==> flow/design.v <==
`timescale 1ns / 1ps
`default_nettype none
module Debounce(
    input wire btn, 
    input wire clk, 
    output reg led
    );
    reg [15:0] counter;  
    wire TC;  
    always @(posedge clk) begin
        if(~btn) begin
            counter <= 0;  
        end
        else begin
            counter <= counter + 1; 
        end
    end
    assign TC = (counter == 65534);  
    always @(posedge clk) begin
        if(~btn) begin
            led <= 0;  
        end
        else if (TC) begin
            led <= 1;  
        end
        else
            led <= led;  
    end
endmodule
`timescale 1ns / 1ps
module edge_generator(input wire clk, input wire rst, input wire signal, output reg out);  
    reg sig_p; 
    always @(posedge clk) begin
        if(rst == 1) begin
            out <= 0;
            sig_p <= 0;
        end else 
        begin
            if((sig_p != signal) && (signal)) begin
                out <= 1; 
            end 
            else out <= 0; 
            sig_p <= signal;
        end
    end
endmodule
`default_nettype none
`timescale 1ns / 1ps
module cla_adder(input wire [3:0] A, input wire [3:0] B, input wire CI, output wire CO, output wire [3:0] SUM);
    wire [3:0] propegated, generated;
    wire [3:0] carries;
    assign carries[0] = CI;
    assign propegated = A ^ B; 
    assign generated = A & B;
    assign carries[1] = generated[0] | (propegated[0] & carries[0]);
    assign carries[2] = generated[1] | (propegated[1] & carries[1]);
    assign carries[3] = generated[2] | (propegated[2] & carries[2]);
    assign CO = generated[3] | (propegated[3] & carries[3]);
    genvar i;
    generate 
        for (i = 0; i < 4; i = i + 1) begin
            FA a(.A(A[i]), .B(B[i]), .CI(carries[i]), .SUM(SUM[i]));
        end
    endgenerate
endmodule 
module FA(input wire A, input wire B, input wire CI, output wire CO, output wire SUM);
    assign CO = (A & B) | (CI & (A ^ B)); 
    assign SUM = A ^ B ^ CI; 
endmodule
`timescale 1ns / 1ps
`default_nettype none
module combo_mult(input wire [3:0] a, input wire [3:0] b, output wire [7:0] res);
    wire [7:0] m [3:0];
    genvar i; 
    generate 
        for(i = 0; i < 4; i = i + 1) begin
            assign m[i] = (a[i] != 0) ? ({{4'b0}, b} << i) : 8'b0;
        end
    endgenerate
    assign res = m[0] + m[1] + m[2] + m[3];
endmodule
`timescale 1ns / 1ps
`default_nettype none
module Calculator(
    input wire [3:0] a, 
    input wire [3:0] b,
    input wire [2:0] op,
    output reg [7:0] out
);
    parameter AND = 3'b000;
    parameter OR = 3'b001;
    parameter NOT = 3'b010;
    parameter XOR = 3'b011;
    parameter ADD = 3'b100;
    parameter SUB = 3'b101;
    parameter MULT = 3'b110;
    parameter DIV = 3'b111; 
    wire adder_co;
    wire [3:0] SUM;
    wire [7:0] PRODUCT;
    wire [3:0] B_adder;
    wire CI;
    assign B_adder = (op == ADD) ? b : 
                     (op == SUB) ? ~b :
                     0; 
    assign CI = (op == SUB) ? 1 : 0; 
    cla_adder ADDER(.A(a),.B(B_adder), .CI(CI), .CO(adder_co), .SUM(SUM));
    combo_mult MULTI(.a(a), .b(b), .res(PRODUCT));
    always @(*) begin
        case(op)
            AND: begin
                out <= {{4{1'b0}}, a&b};
            end
            OR: begin
                out <= {{4{1'b0}}, a|b};
            end
            NOT: begin
                out <= {{4{1'b1}}, ~a};
            end
            XOR: begin
                out <= {{4{1'b0}}, a ^ b};
            end
            ADD: begin
                out <= {{3{1'b0}}, adder_co, SUM};
            end
            SUB: begin
                if (a < b) begin
                    out <= {{4{1'b1}}, SUM};
                end
                else out <= {{4{1'b0}}, SUM};
            end
            MULT: begin
                out <= PRODUCT;
            end
            DIV: begin
                out <= (b == 4'd0) ? 8'hFF : a/b;
            end
        endcase
   end
endmodule 
`timescale 1ns / 1ps
module val_bcd(
    input wire clk,  
    input wire reset, 
    input wire en, 
    input wire [11:0] count, 
    output reg [15:0] BCD,
    output reg rdy
    );
    parameter IDLE = 0; 
    parameter SHIFT = 1;
    parameter ADD = 2;
    reg [11:0] count_p;  
    reg [3:0] shift_idx;  
    reg [1:0] state;  
    reg [15:0] BCD_temp;  
    always @(posedge clk or posedge reset) begin
        if(reset) begin
            BCD <= 0;
            rdy <= 0; 
            shift_idx <= 0; 
            count_p <= 0; 
            state <= IDLE;
        end
        else begin
            case(state)
                IDLE : begin  
                    if(en) begin  
                        BCD <= 0;  
                        count_p <= count;  
                        shift_idx <= 0;  
                        state <= SHIFT;  
                    end 
                    else state <= IDLE;  
                    rdy <= 0;  
                end
                SHIFT : begin  
                    BCD <= {BCD[14:0], count_p[11 - shift_idx]};  
                    shift_idx <= shift_idx + 1;  
                    state <= ADD;  
                    rdy <= 0;  
                end
                ADD : begin  
                    if(shift_idx == 12) begin
                        rdy <= 1;     
                        state <= IDLE;   
                    end
                    else begin  
                        BCD <= {(BCD[15:12] >= 5) ? BCD[15:12] + 4'd3 : BCD[15:12], 
                            (BCD[11:8] >= 5) ? BCD[11:8] + 4'd3 : BCD[11:8],
                            (BCD[7:4] >= 5) ? BCD[7:4] + 4'd3 : BCD[7:4],
                            (BCD[3:0] >= 5) ? BCD[3:0] + 4'd3 : BCD[3:0]}; 
                        state <= SHIFT;  
                        rdy <= 0;  
                    end
                end
            endcase             
        end
    end
endmodule
`timescale 1ns / 1ps
`default_nettype none
module bcd_seg(
    input wire [3:0] BCD, 
    output reg [7:0] s
);
    always @(*) begin
        case(BCD)
            0: s = 8'b0000_0011; 
            1: s = 8'b1001_1111;
            2: s = 8'b0010_0101;
            3: s = 8'b0000_1101;
            4: s = 8'b1001_1001;
            5: s = 8'b0100_1001;
            6: s = 8'b0100_0001;
            7: s = 8'b0001_1111;
            8: s = 8'b0000_0001;
            9: s = 8'b0000_1001;
            10: s = 8'b1111_1101; 
            default s = 8'b1111_1111;
        endcase
end
endmodule
`timescale 1ns / 1ps
`default_nettype none
module op_seg(
    input wire [2:0] OP, 
    output reg [31:0] s
);
    always @(*) begin
        case(OP)
            0: s = 32'b1111_1111_0001_0001_1101_0101_1000_0101;  
            1: s = 32'b1111_1111_1111_1111_0000_0011_1111_0101;  
            2: s = 32'b1111_1111_1101_0101_1100_0101_1110_0001;  
            3: s = 32'b1111_1111_1001_0001_0000_0011_1111_0101;  
            4: s = 32'b1111_1111_0001_0001_1000_0101_1000_0101;  
            5: s = 32'b1111_1111_0100_1001_1100_0111_1100_0001;  
            6: s = 32'b0011_0011_0001_1011_1110_0011_1110_0001;  
            7: s = 32'b1111_1111_1000_0101_1001_1111_1000_0011;  
            default s = 32'b1111_1111_1111_1111_1111_1111_1111_1111;
        endcase
    end
endmodule
`timescale 1ns / 1ps
`default_nettype none
module Multi_Driver(
    input wire clk, 
    input wire rst, 
    input wire [31:0] segValues,
    output reg [3:0] an,
    output reg [7:0] seg
    );
    parameter DELAY = 4095; 
    reg [11:0] count;  
    always @(posedge clk) begin
        if(count < (DELAY / 4)) begin
            an <= 4'b1110;
            seg <= segValues[7:0];
        end
        else if (count < (DELAY / 2)) begin
            an <= 4'b1101;
            seg <= segValues[15:8];
        end
        else if (count < ((3 * DELAY) / 4)) begin
            an <= 4'b1011;
            seg <= segValues[23:16];
        end
        else begin
            an <= 4'b0111;
            seg <= segValues[31:24];
        end
        if (rst) count <= 0;
        else count <= count + 1; 
    end
endmodule
`timescale 1ns / 1ps
`default_nettype none
module Calculator_top(
    input wire [3:0] a, 
    input wire [3:0] b,
    input wire clk, 
    input wire rst, 
    input wire enter, 
    input wire back,
    input wire up, 
    input wire down,
    output wire [3:0] an, 
    output wire [7:0] seg,
    output reg bin_ind
);
    reg [2:0] op; 
    wire [7:0] calculator_result;  
    reg [31:0] display_value;  
    reg convert_value_enable;  
    wire up_d; wire down_d; wire enter_d; wire back_d; wire rst_d;  
    Debounce dd(.btn(down), .clk(clk), .led(down_d));
    Debounce ud(.btn(up), .clk(clk), .led(up_d));
    Debounce ed(.btn(enter), .clk(clk), .led(enter_d));
    Debounce bd(.btn(back), .clk(clk), .led(back_d));
    Debounce rd(.btn(rst), .clk(clk), .led(rst_d)); 
    Calculator calc(.a(a), .b(b), .op(op), .out(calculator_result));
    wire [15:0] BCD_result; 
    reg [11:0] value_to_convert; 
    wire bcd_val_rdy; 
    val_bcd VAL(.clk(clk), .reset(rst_d), .en(convert_value_enable), .count(value_to_convert), .rdy(bcd_val_rdy), .BCD(BCD_result));
    wire [31:0] BCD_seg;
    reg [31:0] BCD_seg_buffer;
    bcd_seg A(.BCD(BCD_result[15:12]),.s(BCD_seg[31:24]));
    bcd_seg B(.BCD(BCD_result[11:8]),.s(BCD_seg[23:16]));
    bcd_seg C(.BCD(BCD_result[7:4]),.s(BCD_seg[15:8]));
    bcd_seg D(.BCD(BCD_result[3:0]),.s(BCD_seg[7:0]));
    wire [31:0] op_seg;
    op_seg OPS(.OP(op), .s(op_seg)); 
    parameter DISP_ZEROS = 32'b0000_0011_0000_0011_0000_0011_0000_0011;
    Multi_Driver md(.segValues(display_value), .clk(clk), .rst(rst_d), .an(an), .seg(seg));
    parameter IDLE = 0;  
    parameter VALUE_SET = 1;
    parameter CONV = 2;  
    parameter RES = 3;  
    parameter OP = 4;  
    reg [1:0] result_neg; 
    reg [2:0] cs;  
    reg [2:0] ns;  
    always @(posedge clk) begin
        if(op < 4) begin  
            value_to_convert <= (1000 * calculator_result[3]) + (100 * calculator_result[2]) + (10 * calculator_result[1]) + (calculator_result[0]);
        end 
        else if(op == 5) begin  
             if(calculator_result[7]) begin  
                 result_neg[0] <= 1; 
                 value_to_convert <= {{8{1'b0}}, ((~calculator_result) + 1) & 4'b1111};  
                 if((((~calculator_result) + 1) & 4'b1111) >= 10) result_neg[1] <= 1;
                 else result_neg[1] <= 0; 
             end
             else value_to_convert <= {{4{1'b0}}, calculator_result}; 
        end 
        else begin
            value_to_convert <= {{4{1'b0}}, calculator_result}; 
        end
        if(rst_d == 1) begin
            op <= 0; 
            convert_value_enable <= 0; 
            ns <= IDLE;
            result_neg <= 0;
            display_value <= DISP_ZEROS;
        end
        else begin
            case (cs)
                IDLE: begin
                    display_value <= DISP_ZEROS; 
                    op <= 0;
                    if(ENTER) begin
                        ns <= CONV;
                    end
                    else if (UP | DOWN) begin
                        ns <= OP;
                        op <= 0; 
                    end
                end
                CONV: begin
                    if(op >= 5) begin
                        bin_ind <= 0; 
                    end else begin
                        bin_ind <= 1; 
                    end
                    display_value <= op_seg; 
                    convert_value_enable <= 1; 
                    if(bcd_val_rdy) begin
                        ns <= RES;
                        convert_value_enable <= 0;
                        if(result_neg[0]) begin  
                            if(result_neg[1]) begin
                                BCD_seg_buffer <= {16'b1111_1111_1111_1101, BCD_seg[15:0]};  
                            end else begin
                                BCD_seg_buffer <= {24'b1111_1111_1111_1111_1111_1101, BCD_seg[7:0]};  
                            end
                            result_neg <= 2'b0; 
                        end else begin
                            BCD_seg_buffer <= BCD_seg;
                        end
                    end
                    else ns <= CONV; 
                end
                RES: begin
                    result_neg <= 2'b0;
                    display_value <= BCD_seg_buffer; 
                    if (BACK) begin
                        ns <= IDLE;
                    end
                    else if (ENTER) begin
                        ns <= CONV;
                    end
                    else if (UP | DOWN) begin
                        ns <= OP;
                        op <= 0;
                    end
                    else ns <= RES;
                end
                OP: begin
                    result_neg <= 2'b0;
                    display_value <= op_seg; 
                    if (ENTER) begin
                        ns <= CONV;
                    end
                    else if(BACK) begin
                        ns <= RES;
                    end else begin
                        ns <= OP; 
                    end
                    if(UP) begin
                        op <= op + 1;
                    end
                    else if(DOWN) begin
                        op <= op - 1;
                    end
                end
            endcase 
        end
    end
    wire DOWN; wire UP; wire BACK; wire ENTER;
    edge_generator de(.clk(clk), .rst(rst_d), .signal(down_d), .out(DOWN));
    edge_generator ue(.clk(clk), .rst(rst_d), .signal(back_d), .out(BACK));
    edge_generator be(.clk(clk), .rst(rst_d), .signal(up_d), .out(UP));
    edge_generator ee(.clk(clk), .rst(rst_d), .signal(enter_d), .out(ENTER));
    always @(negedge clk) begin
        if(rst_d) begin
            cs <= IDLE; 
        end
        else begin
            cs <= ns; 
        end
    end
endmodule
Tool chain data of Calculator_top
The steps from the RTL of Calculator_top to its reports follow in flow order.
Line numbers count from 1 in the design file above.
Operators carry their Yosys type and port widths (W data, S select, Z words).
Library cell names are shortened.
{"block": "inputs", "top_module": "Calculator_top", "clk_port": "clk", "cell_library": "sky130hd", "lib_corner": "tt_025C_1v80"}

Word level
Yosys after proc, flatten, opt, wreduce and memory -nomap, before mapping. Print and check cells are not counted.
Yosys's memory passes give these memory sizes; they may raise the number of words (mostly to a power of two), join words into wider ones and drop unused or constant bits.
{"block": "bits", "clocked_rd_ports_x_width": 23, "wordCells": 240, "mem_count": 5, "ramBits": 0, "input_bits": 14, "latchBits": 0, "out_inout_bits": 13, "regBits": 241, "mem_bits_ro": 632}
{"block": "classes", "multipliers": 3, "n_shift": 1, "n_cmp": 11, "n_eq": 33, "logic": 26, "n_div": 1, "mux": 71, "n_addsub": 21, "reduce_and_logical": 28}
{"block": "mem_list", "memory": "(name not given)", "words": 8, "word_bits": 23, "rd": 1, "wr": 0, "line_no": 231, "text": "case(OP)"}
{"block": "mem_list", "memory": "(name not given)", "words": 16, "word_bits": 7, "rd": 1, "wr": 0, "line_no": 208, "text": "case(BCD)"}
{"block": "mem_list", "memory": "(name not given)", "words": 16, "word_bits": 7, "rd": 1, "wr": 0, "line_no": 208}
{"block": "mem_list", "memory": "(name not given)", "words": 16, "word_bits": 7, "rd": 1, "wr": 0, "line_no": 208}
{"block": "mem_list", "memory": "(name not given)", "words": 16, "word_bits": 7, "rd": 1, "wr": 0, "line_no": 208}
{"block": "ops", "op": "$pmux W32 S3", "count": 1}
{"block": "ops", "op": "$add A16 B1 Y16 const B", "count": 5}
{"block": "ops", "op": "$eq A16 B16 Y1 const B", "count": 5}
{"block": "ops", "op": "$pmux W8 S8", "count": 1}
{"block": "ops", "op": "$pmux W16 S3", "count": 1}
{"block": "ops", "op": "$mux W8", "count": 6}
{"block": "ops", "op": "$mux W3", "count": 14}
{"block": "ops", "op": "$mux W4", "count": 9}
{"block": "ops", "op": "$shiftx A12 B32 Y1", "count": 1}
{"block": "ops", "op": "$div A4 B4 Y8", "count": 1}
{"block": "ops", "op": "$mux W32", "count": 1}
{"block": "ops", "op": "$mux W16", "count": 2}
{"block": "ops", "op": "$mux W1", "count": 22}
{"block": "ops", "op": "$mux W18", "count": 1}
{"block": "ops", "op": "$add A4 B2 Y4 const B", "count": 4}
{"block": "ops", "op": "$ge A4 B3 Y1 const B", "count": 4}
{"block": "ops", "op": "$reduce_and A4 Y1", "count": 4}
{"block": "ops", "op": "$add A8 B8 Y8", "count": 2}
{"block": "ops", "op": "$eq A3 B3 Y1 const B", "count": 5}
{"block": "ops", "op": "$mux W7", "count": 2}
{"block": "ops", "op": "$add A11 B8 Y12", "count": 1}
{"block": "ops", "op": "$add A12 B1 Y12", "count": 1}
{"block": "ops", "op": "$add A12 B1 Y12 const B", "count": 1}
{"block": "ops", "op": "$lt A12 B10 Y1 const B", "count": 1}
{"block": "ops", "op": "$lt A12 B11 Y1 const B", "count": 1}
{"block": "ops", "op": "$lt A12 B12 Y1 const B", "count": 1}
{"block": "ops", "op": "$add A12 B5 Y12", "count": 1}
{"block": "ops", "op": "$eq A3 B2 Y1 const B", "count": 4}
Not listed: further kinds 49, cells in them 93.

Longest topological paths
Depth = most cells in a row (Yosys ltp): at word level without a register or memory, in the mapped netlist without a sequential cell, where the memories' decode and read muxes count.
{"block": "logic_depth", "word_depth": 23, "abc_area": 0, "ltp_mapped": 55}

Mapped cells and area
Yosys stat after the flow's synthesis: flattened, memories mapped to cells. It holds for the ABC_AREA given above (unset counts as 0); a run with the other value may have another netlist.
Totals and module areas in this step are rounded.
{"block": "by_type", "cell": "dfxtp_1", "count": 185, "area_total_um2": 3.7E+03}
{"block": "by_type", "cell": "ha_1", "count": 105, "area_total_um2": 1313.76}
{"block": "by_type", "cell": "edfxtp_1", "count": 29, "area_total_um2": 870.835}
{"block": "by_type", "cell": "dfrtp_1", "count": 33, "area_total_um2": 825.792}
{"block": "by_type", "cell": "xnor2_1", "count": 60, "area_total_um2": 525.504}
{"block": "by_type", "cell": "o21ai_0", "count": 104, "area_total_um2": 520.499}
{"block": "by_type", "cell": "nor2_1", "count": 131, "area_total_um2": 491.722}
{"block": "by_type", "cell": "nand2_1", "count": 118, "area_total_um2": 442.925}
{"block": "by_type", "cell": "a21oi_1", "count": 79, "area_total_um2": 395.379}
{"block": "by_type", "cell": "and2_1", "count": 59, "area_total_um2": 369.104}
{"block": "by_type", "cell": "inv_1", "count": 79, "area_total_um2": 296.534}
{"block": "by_type", "cell": "nand3_1", "count": 48, "area_total_um2": 240.23}
{"block": "by_type", "cell": "xor2_1", "count": 22, "area_total_um2": 192.685}
{"block": "by_type", "cell": "nor2b_1", "count": 30, "area_total_um2": 187.68}
{"block": "by_type", "cell": "fa_1", "count": 9, "area_total_um2": 180.173}
{"block": "by_type", "cell": "a22oi_1", "count": 22, "area_total_um2": 165.158}
{"block": "by_type", "cell": "o22ai_1", "count": 26, "area_total_um2": 162.656}
{"block": "by_type", "cell": "or3_1", "count": 26, "area_total_um2": 162.656}
Other cell types: 63; their cells: 335.
{"block": "synth_totals", "ffs": 248, "buf_cells": 51, "yosys_area_mm2": 0.013, "mapped_cells": 1500}
The figures by module come from a second, unflattened synthesis with its own total; it is not the netlist above.
{"block": "unflattened", "cells_unflattened": 1611, "area_unflattened_mm2": 0.015}
Rows give one instance, submodules left out.
{"block": "modules", "mod": "Debounce", "instances": 5, "area_mm2": 0.00075, "cells": 84}
{"block": "modules", "mod": "Calculator_top", "instances": 1, "area_mm2": 0.0037, "cells": 343}
{"block": "modules", "mod": "val_bcd", "instances": 1, "area_mm2": 0.002, "cells": 205}
{"block": "modules", "mod": "Calculator", "instances": 1, "area_mm2": 0.002, "cells": 275}
{"block": "modules", "mod": "Multi_Driver", "instances": 1, "area_mm2": 0.0011, "cells": 104}
{"block": "modules", "mod": "bcd_seg", "instances": 4, "area_mm2": 0.00024, "cells": 35}
{"block": "modules", "mod": "combo_mult", "instances": 1, "area_mm2": 0.00039, "cells": 42}
{"block": "modules", "mod": "op_seg", "instances": 1, "area_mm2": 0.00036, "cells": 53}
{"block": "modules", "mod": "edge_generator", "instances": 4, "area_mm2": 0.000059, "cells": 4}
{"block": "modules", "mod": "cla_adder", "instances": 1, "area_mm2": 0.000089, "cells": 9}
{"block": "modules", "mod": "FA", "instances": 4, "area_mm2": 0.00002, "cells": 1}

5 stored runs of Calculator_top in the flow (synthesis by Yosys, layout by OpenROAD, sky130hd cells), in arbitrary order. Constraints: input delay and output delay 20% of the set period each, output load 0.01 pF.
"period_less_ws_ns" = clock period - worst setup slack. The figure is calculated, with input and output delays left at 20% of the set period.
"timing.worst_path_ns" means the part of the period allowed to the worst setup path (the constraints hold back 20% at inputs and 20% at outputs) less its slack; where the path has registers, the arrival times of their clocks count too.
By "power_total_w" is meant OpenSTA's value without simulated activity: inputs other than the clock are taken to toggle once in ten clock periods, and the tool carries that through the logic.
Measured values are rounded.

{"run": "flow run A", "settings": { "ABC_AREA": 0, "CELL_PAD_IN_SITES_GLOBAL_PLACEMENT": 1, "CORE_MARGIN": 3, "CORE_UTILIZATION": 15, "CTS_CLUSTER_SIZE": 68, "GPL_TIMING_DRIVEN": 0, "PLACE_DENSITY_LB_ADDON": 0.17, "period_ns": 13.6, "CAP_MARGIN": 20, "SLEW_MARGIN": 20 }, "results": { "design_die_area_mm2": 0.093, "period_less_ws_ns": 12.672, "fin_ws_ns": 0.93, "finish.stdcell_area_mm2": 0.016, "ws_hold_ns": 0.38, "final_util_pct": 18, "timing.worst_path_ns": 9.95, "worst_setup_path_type": "input to register", "power_total_w": 0.0018, "tns_ns": 0.000, "yosys_chip_area_mm2": 0.013 }}
{"run": "flow run B", "settings": { "CELL_PAD_IN_SITES_GLOBAL_PLACEMENT": 1, "CORE_MARGIN": 2, "CORE_UTILIZATION": 24, "CTS_CLUSTER_SIZE": 84, "GPL_TIMING_DRIVEN": 0, "MAX_ROUTING_LAYER": "met4", "PLACE_DENSITY_LB_ADDON": 0.1, "SETUP_SLACK_MARGIN": 0.85, "SLEW_MARGIN": 40, "period_ns": 13.3, "CAP_MARGIN": 20 }, "results": { "design_die_area_mm2": 0.058, "period_less_ws_ns": 11.832, "fin_ws_ns": 1.5, "finish.stdcell_area_mm2": 0.016, "ws_hold_ns": 0.38, "final_util_pct": 29, "timing.worst_path_ns": 9.17, "worst_setup_path_type": "input to register", "power_total_w": 0.0019, "tns_ns": 0.000, "yosys_chip_area_mm2": 0.013 }}
{"run": "flow run C", "settings": { "CAP_MARGIN": 35, "CORE_MARGIN": 7, "CORE_UTILIZATION": 24, "GPL_ROUTABILITY_DRIVEN": 1, "MIN_ROUTING_LAYER": "met1", "period_ns": 6.52, "SLEW_MARGIN": 20 }, "results": { "design_die_area_mm2": 0.063, "period_less_ws_ns": 8.560, "fin_ws_ns": -2.0, "finish.stdcell_area_mm2": 0.017, "ws_hold_ns": 0.38, "final_util_pct": 30, "timing.worst_path_ns": 7.26, "worst_setup_path_type": "input to register", "power_total_w": 0.004, "tns_ns": -9.8, "yosys_chip_area_mm2": 0.013 }}
{"run": "flow run D", "settings": { "ABC_AREA": 1, "CAP_MARGIN": 10, "CELL_PAD_IN_SITES_DETAIL_PLACEMENT": 2, "CORE_UTILIZATION": 65, "CTS_CLUSTER_DIAMETER": 59, "GPL_ROUTABILITY_DRIVEN": 0, "GPL_TIMING_DRIVEN": 0, "MIN_ROUTING_LAYER": "met2", "period_ns": 8.09, "CORE_MARGIN": 2, "SLEW_MARGIN": 20 }, "outcome": "no final report: placement broke off with DPL-0033"}
{"run": "flow run E", "settings": { "ABC_AREA": 1, "CAP_MARGIN": 10, "CORE_UTILIZATION": 37, "CTS_CLUSTER_SIZE": 91, "GPL_ROUTABILITY_DRIVEN": 0, "PLACE_DENSITY_LB_ADDON": 0.13, "SETUP_SLACK_MARGIN": 3.63, "period_ns": 17.1, "CORE_MARGIN": 2, "SLEW_MARGIN": 20 }, "results": { "design_die_area_mm2": 0.037, "period_less_ws_ns": 12.262, "fin_ws_ns": 4.8, "finish.stdcell_area_mm2": 0.015, "ws_hold_ns": 0.38, "final_util_pct": 42, "timing.worst_path_ns": 8.84, "worst_setup_path_type": "input to register", "power_total_w": 0.0021, "tns_ns": 0.000, "yosys_chip_area_mm2": 0.013 }}
